==> flow/design.v <==
`timescale 1ns / 1ps
module debounce(pb_debounced, pb, clk);
    output pb_debounced;
    input pb;
    input clk;
    reg [3:0] DFF;
    always @(posedge clk) begin
        DFF[3:1] <= DFF[2:0];
        DFF[0] <= pb;
    end
    assign pb_debounced = (DFF == 4'b1111) ? 1'b1 : 1'b0;
endmodule
module button(clk, btn, rst_n);
    input clk;
    input btn;
    output reg rst_n;
    always @(posedge clk) begin
        rst_n <= ~btn;
    end
endmodule
module one_pulse(clk, signal, op);
    input clk;
    input signal;
    output reg op;
    reg delay;
    always @(posedge clk) begin
        if (signal == 1'b1 && delay == 1'b0)
            op <= 1'b1;
        else
            op <= 1'b0;
        delay <= signal;
    end
endmodule
`timescale 1ns / 1ps
module clock_divider(
    input clk,
    input rst_n,
    input [31:0] num,
    output reg clk_div
    );
    reg [31:0] count;
    wire enough;
    assign enough = count >= num - 32'd1;
    always @(posedge clk) begin
        if (~rst_n || !enough) begin
            clk_div <= 1'b0;
        end else begin            
            clk_div <= 1'b1;
        end
        if (~rst_n || enough) begin
            count <= 32'd0;
        end else begin            
            count <= count + 32'd1;
        end
    end
endmodule
`timescale 1ns / 1ps
module pulse_wave_gen(
    input clk,
    input rst,
    input sample_tick,
    input [15:0]wave_length,  
    input [6:0]amplitude,
    input [5:0] duty,
    output [7:0]out
    );
    wire [15:0] high_length;
    wire [15:0] low_length;
    assign high_length = (wave_length * duty) >> 6;
    assign low_length = wave_length - high_length;
    wire state_transition;
    reg state;
    reg [15:0]sample_count;
    parameter up = 1'b0;
    parameter down = 1'b1;
    always @(posedge clk) begin
        if (state_transition || ~rst) begin
            sample_count <= 16'd0;
        end else begin
            if (sample_tick) 
                sample_count <= sample_count + 16'd1;
            else
                sample_count <= sample_count;
        end
        if (~rst) begin
            state <= up;
        end else begin
            if (state_transition)
                state <= ~state;
            else
                state <= state;
        end
    end
    assign state_transition = (sample_count >= high_length && state == up) || (sample_count >= low_length && state == down);
    assign out = (state == down)? (8'd127 - amplitude) : (8'd127 + amplitude);
endmodule
`timescale 1ns / 1ps
module triangle_wave_gen(
    input clk,
    input rst,
    input sample_tick,
    input [15:0]wave_length,  
    input [6:0]amplitude,
    output [7:0]out
    );
    wire [15:0] first_half_length;
    wire [15:0] second_half_length;
    assign first_half_length = wave_length >> 1;
    assign second_half_length = wave_length - first_half_length;
    wire state_transition;
    reg state;
    reg [15:0]sample_count;
    parameter up = 1'b0;
    parameter down = 1'b1;
    always @(posedge clk) begin
        if (state_transition || ~rst) begin
            sample_count <= 16'd0;
        end else begin
            if (sample_tick) 
                sample_count <= sample_count + 16'd1;
            else
                sample_count <= sample_count;
        end
        if (~rst) begin
            state <= up;
        end else begin
            if (state_transition)
                state <= ~state;
            else
                state <= state;
        end
    end
    assign state_transition = (sample_count >= first_half_length && state == up) || (sample_count >= second_half_length && state == down);
    assign out = (state == up)? (sample_count * amplitude * 2 / first_half_length) + (8'd127 - amplitude) : ((second_half_length - sample_count)* amplitude * 2 / second_half_length) + (8'd127 - amplitude);
endmodule
`timescale 1ns / 1ps
module AD_envelope_gen(
    input clk,
    input rst,
    input sample_tick,
    input [15:0]attack_time,
    input [15:0]decay_time,
    input [6:0] amplitude,
    input note_pressed,
    output [7:0]envelope
    );
    wire note_start;
    one_pulse op1(clk, note_pressed, note_start);
    wire state_transition;
    reg [15:0] sample_count;
    reg [1:0] state;
    wire [1:0] next_state;
    parameter attack = 2'd0;
    parameter decay = 2'd1;
    parameter idle = 2'd2;
    assign state_transition = (sample_count >= attack_time && state == attack) || (sample_count >= decay_time && state == decay) || note_start;
    assign next_state = note_start ? attack : (state + 2'd1);
    always @(posedge clk) begin
        if (~rst) begin
            state <= idle;
        end else begin
            if (state_transition)
                state <= next_state;
            else
                state <= state;
        end
        if (~rst || state_transition) begin
            sample_count <= 16'd0;
        end else begin
            if (sample_tick) begin
                sample_count <= sample_count + 16'd1;
            end else begin
                sample_count <= sample_count;
            end
        end
    end
    reg [11:0] ve;
    always @(posedge clk) begin
        if (~rst) begin
            ve <= 8'd0;
        end else begin
            if (sample_tick) begin
                if (state == attack)
                    ve <= amplitude * sample_count / attack_time;
                else if (state == decay)
                    ve <= amplitude * (decay_time - sample_count) / decay_time;
                else
                    ve <= 8'd0;
            end else begin
                ve <= ve;
            end
        end
    end
    assign envelope = ve > 8'd255 ? 8'd255 : ve[7:0];
endmodule
`timescale 1ns / 1ps
module noise_gen(
    input clk,
    input rst,
    input clk_div,
    input [6:0] amplitude,
    output [7:0] out
    );
    reg [7:0] noise;
    always @(posedge clk) begin
        if (~rst) begin
            noise <= 8'd27;
        end else begin
            if (clk_div) begin
                noise[7] <= noise[6];
                noise[6] <= noise[5];
                noise[5] <= noise[4];
                noise[4] <= noise[3];
                noise[3] <= noise[2];
                noise[2] <= noise[1];
                noise[1] <= noise[0];
                noise[0] <= noise[3] ^ noise[7];
            end else begin
                noise <= noise;
            end
        end
    end
    assign out = ((noise * amplitude) / 16'd127) + 8'd127 - amplitude;
endmodule
`timescale 1ns / 1ps
module mixer(
    input clk,
    input rst,
    input sample_tick,
    input [7:0] in0,
    input [7:0] in1,
    input [7:0] in2,
    input [7:0] in3,
    output reg [7:0] out
    );
    reg [9:0] mixed_value;
    wire [7:0] next_value;
    wire [9:0] sum;
    assign sum = ((in0 + in1) + (in2 + in3));
    always @(posedge clk) begin
        if (~rst) begin
            mixed_value <= 10'd0;
            out <= 8'd127;
        end else begin
            mixed_value <= (sum > 10'd381)? sum - 10'd381 : 10'd0;
            out <= sample_tick ? next_value : out;
        end
    end
    assign next_value = (mixed_value > 10'd255)? 8'd255 : mixed_value[7:0];    
endmodule
`timescale 1ns / 1ps
module PWM_gen (
    input clk,
    input rst,
    input [7:0] duty,
    output reg PWM
);
reg [7:0] count;
always @(posedge clk) begin
    if (~rst) begin
        count <= 8'd0;
        PWM <= 1'b0;
    end else begin
        count <= count + 8'd1;
        if(count < duty)
            PWM <= 1'b1;
        else
            PWM <= 1'b0;
    end
end
endmodule
`timescale 1ns / 1ps
module synth_top(
    input clk,
    input rst,
    input btnL,
    input [15:0] sw,
    output [3:0] led,
	output pmod_1,	 
	output pmod_2,	 
	output pmod_4	 
    );
    wire trigger_noise;
    debounce dn(trigger_noise, btnL, clk);
    assign led = sw[3:0];
    assign pmod_2 = 1'd1;	 
    assign pmod_4 = 1'd1;	 
    wire sample_tick;
    wire noise_tick;
    wire rst_n;
    button br(clk, rst, rst_n);
    clock_divider cd(
        clk,
        rst_n,
        16'd1024,
        sample_tick
    );
    clock_divider cdn(
        clk,
        rst_n,
        {16'd0, 16'b1110_1110_0110_0001},
        noise_tick
    );
    wire wnotecd, wnotecd2;
    clock_divider cdnote(
        clk,
        rst_n,
        32'd250_000,
        wnotecd
    );
    clock_divider cdnote2(
        clk,
        rst_n,
        32'd125_000,
        wnotecd2
    );
    reg [15:0] pulse1_wave_len;
    reg [15:0] pulse2_wave_len;
    reg [15:0] tri_wave_len;
    parameter [0:31] score_amp1 = 32'b1111_1111_1111_1111_0000_0000_0000_0000;
    parameter [0:31] score_amp2 = 32'b1000_0010_1000_0000_0000_0000_0000_0000;
    reg [4:0] score_ptr;
    always @(posedge clk) begin
        if (score_ptr == 5'd0) begin
            pulse2_wave_len <= 16'd148;
        end else begin
            pulse2_wave_len <= 16'd187;
        end
        if (~rst_n) begin
            tri_wave_len <= 16'd1493;
        end else begin
            if (wnotecd) begin
                if (tri_wave_len == 16'd747) begin
                    tri_wave_len <= 16'd1493;
                end else begin
                    tri_wave_len <= 16'd747;
                end
            end else begin
                tri_wave_len <= tri_wave_len;
            end
        end
        if (~rst_n) begin
            pulse1_wave_len <= 16'd373;
        end else begin
            if (wnotecd2) begin
                if (pulse1_wave_len == 16'd373) begin
                    pulse1_wave_len <= 16'd333;
                end else if (pulse1_wave_len == 16'd333) begin
                    pulse1_wave_len <= 16'd296;
                end else if (pulse1_wave_len == 16'd296) begin
                    pulse1_wave_len <= 16'd249;
                end else begin
                    pulse1_wave_len <= 16'd373;
                end
            end else begin
                pulse1_wave_len <= pulse1_wave_len;
            end
        end
        if (~rst_n) begin
            score_ptr <= 5'd0;
        end else begin
            if (wnotecd2) begin
                score_ptr <= score_ptr + 5'd1;
            end else begin
                score_ptr <= score_ptr;
            end
        end
    end
    wire [7:0] pulse1_out;
    wire [7:0] pulse2_out;
    wire [7:0] triangle_out;
    wire [7:0] noise_out;
    wire [7:0] mixer_out;
    pulse_wave_gen pwg1(
        .clk(clk),
        .rst(rst_n),
        .sample_tick(sample_tick),
        .wave_length(pulse1_wave_len),  
        .amplitude(7'd7 * score_amp1[score_ptr]),
        .duty(31),
        .out(pulse1_out)
    );
    pulse_wave_gen pwg2(
        .clk(clk),
        .rst(rst_n),
        .sample_tick(sample_tick),
        .wave_length(pulse2_wave_len),  
        .amplitude(7'd15 * score_amp2[score_ptr]),
        .duty(8),
        .out(pulse2_out)
    );
    triangle_wave_gen twg(
        .clk(clk),
        .rst(rst_n),
        .sample_tick(sample_tick),
        .wave_length(tri_wave_len),  
        .amplitude(127),
        .out(triangle_out)
    );
    wire [7:0] noise_envelope;
    AD_envelope_gen noise_ad(
    .clk(clk),
    .rst(rst_n),
    .sample_tick(sample_tick),
    .attack_time(200),
    .decay_time(5000),
    .amplitude(127),
    .note_pressed(trigger_noise),
    .envelope(noise_envelope)
    );
    noise_gen ng(
        .clk(clk),
        .rst(rst_n),
        .clk_div(noise_tick),
        .amplitude(noise_envelope),
        .out(noise_out)
    );
    reg [7:0] pulse1;
    reg [7:0] pulse2;
    reg [7:0] triangle;
    reg [7:0] noise;
    always @(posedge clk) begin
        if (sw[3])
            pulse1 <= pulse1_out;
        else
            pulse1 <= 8'd127;
        if (sw[2])
            pulse2 <= pulse2_out;
        else
            pulse2 <= 8'd127;
        if (sw[1])
            triangle <= triangle_out;
        else
            triangle <= 8'd127;
        if (sw[0])
            noise <= noise_out;
        else
            noise <= 8'd127;
    end
    mixer mx(
        .clk(clk),
        .rst(rst_n),
        .sample_tick(sample_tick),
        .in0(pulse1),
        .in1(pulse2),
        .in2(triangle),
        .in3(noise),
        .out(mixer_out)
    );
    PWM_gen audio_out(
        .clk(clk),
        .rst(rst_n),
        .duty(mixer_out),
        .PWM(pmod_1)
    );
endmodule
* Reports on synth_top
Tool output for the design above, in the order of the flow. Lines are those of the file above, counted from 1. Operators carry their Yosys type and port widths (W data, S select, Z words). Cell names lack the library's common part. A cell with n/a has no value.
Design: design top synth_top, clock clk, library sky130hd, timing corner tt_025C_1v80

* After elaboration
Yosys after proc, flatten, opt, wreduce and memory -nomap, before mapping. Enables and synchronous resets that opt folds into registers are not counted as muxes. Memory bits, and registers merged into a memory's read port (data or address), are not among the register bits. Print and check cells are not counted. Equal cells are merged and count once.
Cells by class: add/sub/neg operators 27, $mul 8, divide/modulo/power cells 5, magnitude comparators 16, equality and inequality tests 6, shifts and indexed selects 2, mux-type cells 20, bitwise gates (word level) 7, reductions and logical operators 33
Operator list (number):
- $div A32 B16 Y32 | 1
- $div A32 B15 Y32 | 1
- $mul A32 B7 Y31 const B | 1
- $mul A7 B16 Y16 const A | 2
- $div A16 B13 Y16 const B | 1
- $mul A16 B7 Y23 const B | 1
- $div A16 B8 Y16 const B | 1
- $add A32 B1 Y32 const B | 4
- $div A16 B7 Y16 const B | 1
- $mul A8 B7 Y15 | 1
- $mul A16 B5 Y16 const B | 1
- $add A16 B1 Y16 const B | 4
- $shiftx A32 B6 Y1 const A | 2
- $ge A16 B16 Y1 | 3
- $eq A16 B9 Y1 const B | 3
- $ge A32 B10 Y1 const B | 1
- $ge A32 B16 Y1 const B | 1
- $ge A32 B17 Y1 const B | 1
- $ge A32 B18 Y1 const B | 1
- $mux W8 | 4
- $mux W9 | 3
- $mux W12 | 2
- $add A8 B8 Y9 | 2
- $logic_or A1 B1 Y1 | 17
- $sub A16 B16 Y17 | 1
- $sub A13 B16 Y16 const A | 1
- $sub A16 B10 Y16 | 1
- $ge A16 B10 Y1 | 1
Other operator kinds: 39; their cells: 61.
Word-level totals: register bits after elaboration 332, bits in latches 0, bits in writable memories 0, ROM bits 0, word width x clocked read ports 0, memory cells 0, bits of input ports 19, output and inout bits 7, cells after elaboration 165

* Longest topological paths
Yosys ltp: most cells in a row. Word level: on the elaborated netlist, between registers, memories and ports. Mapped: between sequential cells and ports; inverters and the memories' decode and read muxes count.
Depth: depth in word-level cells 6, ABC_AREA 0, mapped depth 502, gate-level depth less buffers 467

* Mapped cells and area
Source: synth_stat.txt of the flow (Yosys; design flattened, memories mapped). It holds for the ABC_AREA given above (unset counts as 0); a run with the other value may have another netlist. Totals and module areas in this step are rounded.
Cell types:
- ha_1 | number 783, total area 9.8E+03 µm²
- dfxtp_1 | number 291, total area 5.83E+03 µm²
- fa_1 | number 240, total area 4.8E+03 µm²
- xnor2_1 | number 309, total area 2.71E+03 µm²
- o21a_1 | number 266, total area 2E+03 µm²
- nand2_1 | number 529, total area 1.99E+03 µm²
- a21oi_1 | number 385, total area 1.93E+03 µm²
- nor2_1 | number 479, total area 1.8E+03 µm²
- inv_1 | number 475, total area 1782.96 µm²
- nor3_1 | number 296, total area 1.48E+03 µm²
- xor2_1 | number 166, total area 1.45E+03 µm²
- o21ai_0 | number 236, total area 1.18E+03 µm²
- o31ai_1 | number 147, total area 1.1E+03 µm²
- mux2_2 | number 86, total area 968.429 µm²
- a21o_1 | number 127, total area 953.414 µm²
- nand3_1 | number 123, total area 615.59 µm²
- mux2i_1 | number 60, total area 600.576 µm²
- nor2b_1 | number 89, total area 556.784 µm²
Not listed: further types 110, cells in them 1316.
Mapped netlist: mapped cells 6403, cell area after synthesis 0.0511 mm², area of sequential cells 0.00583 mm², flip-flop cells 291, buffers 158
By module: a second synthesis without flattening, with its own total; a netlist apart from the flattened one above.
Unflattened totals: cells (unflattened synthesis) 9683, area (unflattened synthesis) 0.0752 mm²
Rows give one instance, submodules left out.
By module:
- triangle_wave_gen | instances 1, cells 4647, area 0.0337 mm², seq. area 0.00034 mm²
- AD_envelope_gen | instances 1, cells 1855, area 0.0144 mm², seq. area 0.000601 mm²
- clock_divider | instances 4, cells 316, area 0.00269 mm², seq. area 0.000661 mm²
- pulse_wave_gen | instances 2, cells 488, area 0.0041 mm², seq. area 0.00034 mm²
- noise_gen | instances 1, cells 537, area 0.00426 mm², seq. area 0.00016 mm²
- mixer | instances 1, cells 193, area 0.00166 mm², seq. area 0.00036 mm²
- synth_top | instances 1, cells 145, area 0.00159 mm², seq. area 0.000961 mm²
- PWM_gen | instances 1, cells 56, area 0.000499 mm², seq. area 0.00018 mm²
- debounce | instances 1, cells 5, area 0.0000888 mm², seq. area 0.0000801 mm²
- one_pulse | instances 1, cells 3, area 0.0000538 mm², seq. area 0.00004 mm²
- button | instances 1, cells 2, area 0.0000238 mm², seq. area 0.00002 mm²

* Timing after synthesis
Source: OpenSTA report_checks on the synthesized netlist (no wires, ideal clock, input and output delay 20% of the period each), path of least setup slack; recovery checks are left aside. Register names are those of the netlist, which keeps one name where synthesis merged equal registers.
Path after synthesis: path kind register to register, from register twg.state, to register triangle[0], period 100.0 ns, setup time 0.147 ns, launch time at the first pin 0.000 ns, arrival time 100.120 ns, required time 99.853 ns, path slack -0.267 ns, delay of the path 100.267 ns, stages 471, path buffers 49, period reached after synthesis 100.267 ns
"delay of the path" = arrival - input delay + setup time. "stages": output pins that drive a net of the path, with the launching flip-flop's if there is one; two outputs of one cell count as two. "period reached after synthesis" is the clock period less the worst setup slack; recovery checks do not enter. This is arithmetic on one report: input and output delays are still those of the set period (20% each). At most two assigning lines are given for a register; there are more.
On the way, after synthesis: path through dfxtp_1 buf_2 clkbuf_1 clkbuf_1 clkbuf_1 buf_1 buf_1 clkbuf_1 mux2i_1 ha_1 o21a_1 o21ai_0 or3_1 o211ai_1 ha_1 o211ai_1 a31oi_1 o21a_1 (+435 left out) a21oi_1 nor2b_1 o21ai_0 nand2b_1 a21oi_1 nor2b_1 o21ai_0 nand2b_1 a21oi_1 nor2b_1 o21ai_0 nand2b_1 a211oi_1 nand4_1 nor2_1 nand3_1 a2111oi_0 o2111ai_1, elaborated cells on any way between the ends 1, RTL lines with such cells 1, classes of those cells mux: 1
Ends and longest elaborated chain, after synthesis:
- start, declared | line 111 | reg state;
- start, assigned | line 125 | state <= up;
- start, assigned | line 128 | state <= ~state;
- end, assigned | line 432 | triangle <= triangle_out;
- end, assigned | line 434 | triangle <= 8'd127;
- end, declared | line 420 | reg [7:0] triangle;
No chain of elaborated cells between the ends is given.

* Path in the finished layout
From the final timing report of job 1: the path of least setup slack in the routed layout; clock arrival at registers is part of the times.
Path after layout: path kind register to register, from register tri_wave_len[9], to register triangle[0], period 57.9 ns, setup time 0.14 ns, launch time at the first pin 0.59 ns, arrival time 82.95 ns, required time 58.34 ns, path slack -24.61 ns, stages 458, path buffers 18
The rows between start and end are the longest chain of elaborated cells between them; the timing report does not say that the signal goes this way. Where chains are equally long, one stands for them. Each line given opens the expression or statement behind the cell; cells for indexed reads and writes are added by Yosys, which also makes memories of some case tables. At most two assigning lines are given for a register; there are more.
On the way, after layout: path through dfxtp_4 clkinvlp_4 ha_4 fa_2 a211oi_2 o21ai_2 o311ai_4 nand2_2 inv_2 ha_2 and3_4 nor2_2 a21oi_2 ha_1 o21a_1 o21ai_2 or2_4 mux2_4 (+422 left out) a21oi_1 nor2b_1 o21ai_1 nand2b_1 a21oi_1 nor2b_1 o21ai_1 nand2b_1 a21oi_2 nor2b_1 o21ai_1 nand2b_1 a211oi_2 nand4_1 nor2_1 nand3_1 a2111oi_2 o2111ai_1, cells in the longest elaborated chain 5, elaborated cells on any way between the ends 6, RTL lines with such cells 2, classes of those cells add/sub: 2; mul: 1; div: 2; mux: 1
Ends and longest elaborated chain, after layout:
- start, declared | line 319 | reg [15:0] tri_wave_len;
- start, assigned | line 330 | tri_wave_len <= 16'd1493;
- start, assigned | line 339 | tri_wave_len <= tri_wave_len;
- $sub A16 B15 Y16 | line 109 | assign second_half_length = wave_length - first_half_length;
- $sub A16 B16 Y17 | line 134 | assign out = (state == up)? (sample_count * amplitude * 2 / first_half_length) + (8'd127 - amplitude) : ((seco ...
- $mul A32 B7 Y31 | line 134
- $div A32 B16 Y32 | line 134
- $mux W8 | line 134
- end, assigned | line 432 | triangle <= triangle_out;
- end, assigned | line 434 | triangle <= 8'd127;
- end, declared | line 420 | reg [7:0] triangle;

FLOW RESULTS
============

Design synth_top on sky130hd. What follows are 3 stored runs of the flow, each under its own settings; their order means nothing. The constraints put input and output delay at 20% of the set period each and load the outputs with 0.01 pF.
"period reached" means the clock period less the worst setup slack. The figure is calculated, with input and output delays left at 20% of the set period.
By "critical path time" is meant the share of the clock period that the worst setup path is allowed (20% is reserved at inputs, 20% at outputs), minus its slack. Clock arrival times at its registers enter into it.
Measured values are rounded.

* Job 1 | settings: CORE_UTILIZATION 40; period_ns 57.9; CAP_MARGIN 20; CORE_MARGIN 2; SLEW_MARGIN 20 | results: period reached 82.514 ns; post-route utilization 56.0 %; critical path time 82.51 ns; worst path kind register to register; area of the standard cells in the finished layout 0.0712 mm²; total negative slack -98.1 ns; post-synthesis cell area 0.0511 mm²; overall die area 0.131 mm²; worst setup slack after layout -24.6 ns; lowest hold slack 0.353 ns
* Job 2 | settings: CORE_UTILIZATION 40; period_ns 95.5; CAP_MARGIN 20; CORE_MARGIN 2; SLEW_MARGIN 20 | results: period reached 89.718 ns; post-route utilization 45.1 %; critical path time 89.72 ns; worst path kind register to register; area of the standard cells in the finished layout 0.0573 mm²; total negative slack 0.000 ns; post-synthesis cell area 0.0511 mm²; overall die area 0.131 mm²; worst setup slack after layout 5.78 ns; lowest hold slack 0.349 ns
* Job 3 | settings: ABC_AREA 1; CAP_MARGIN 10; CELL_PAD_IN_SITES_DETAIL_PLACEMENT 2; CELL_PAD_IN_SITES_GLOBAL_PLACEMENT 2; CORE_ASPECT_RATIO 1.55; CORE_MARGIN 4; CORE_UTILIZATION 24; CTS_CLUSTER_DIAMETER 351; GPL_ROUTABILITY_DRIVEN 1; HOLD_SLACK_MARGIN 0.21; MIN_ROUTING_LAYER met1; PLACE_DENSITY 0.89; SETUP_SLACK_MARGIN 1.81; period_ns 105.0; SLEW_MARGIN 20 | results: period reached 100.261 ns; post-route utilization 26.9 %; critical path time 100.26 ns; worst path kind register to register; area of the standard cells in the finished layout 0.0595 mm²; total negative slack 0.000 ns; post-synthesis cell area 0.0533 mm²; overall die area 0.23 mm²; worst setup slack after layout 4.74 ns; lowest hold slack 0.400 ns
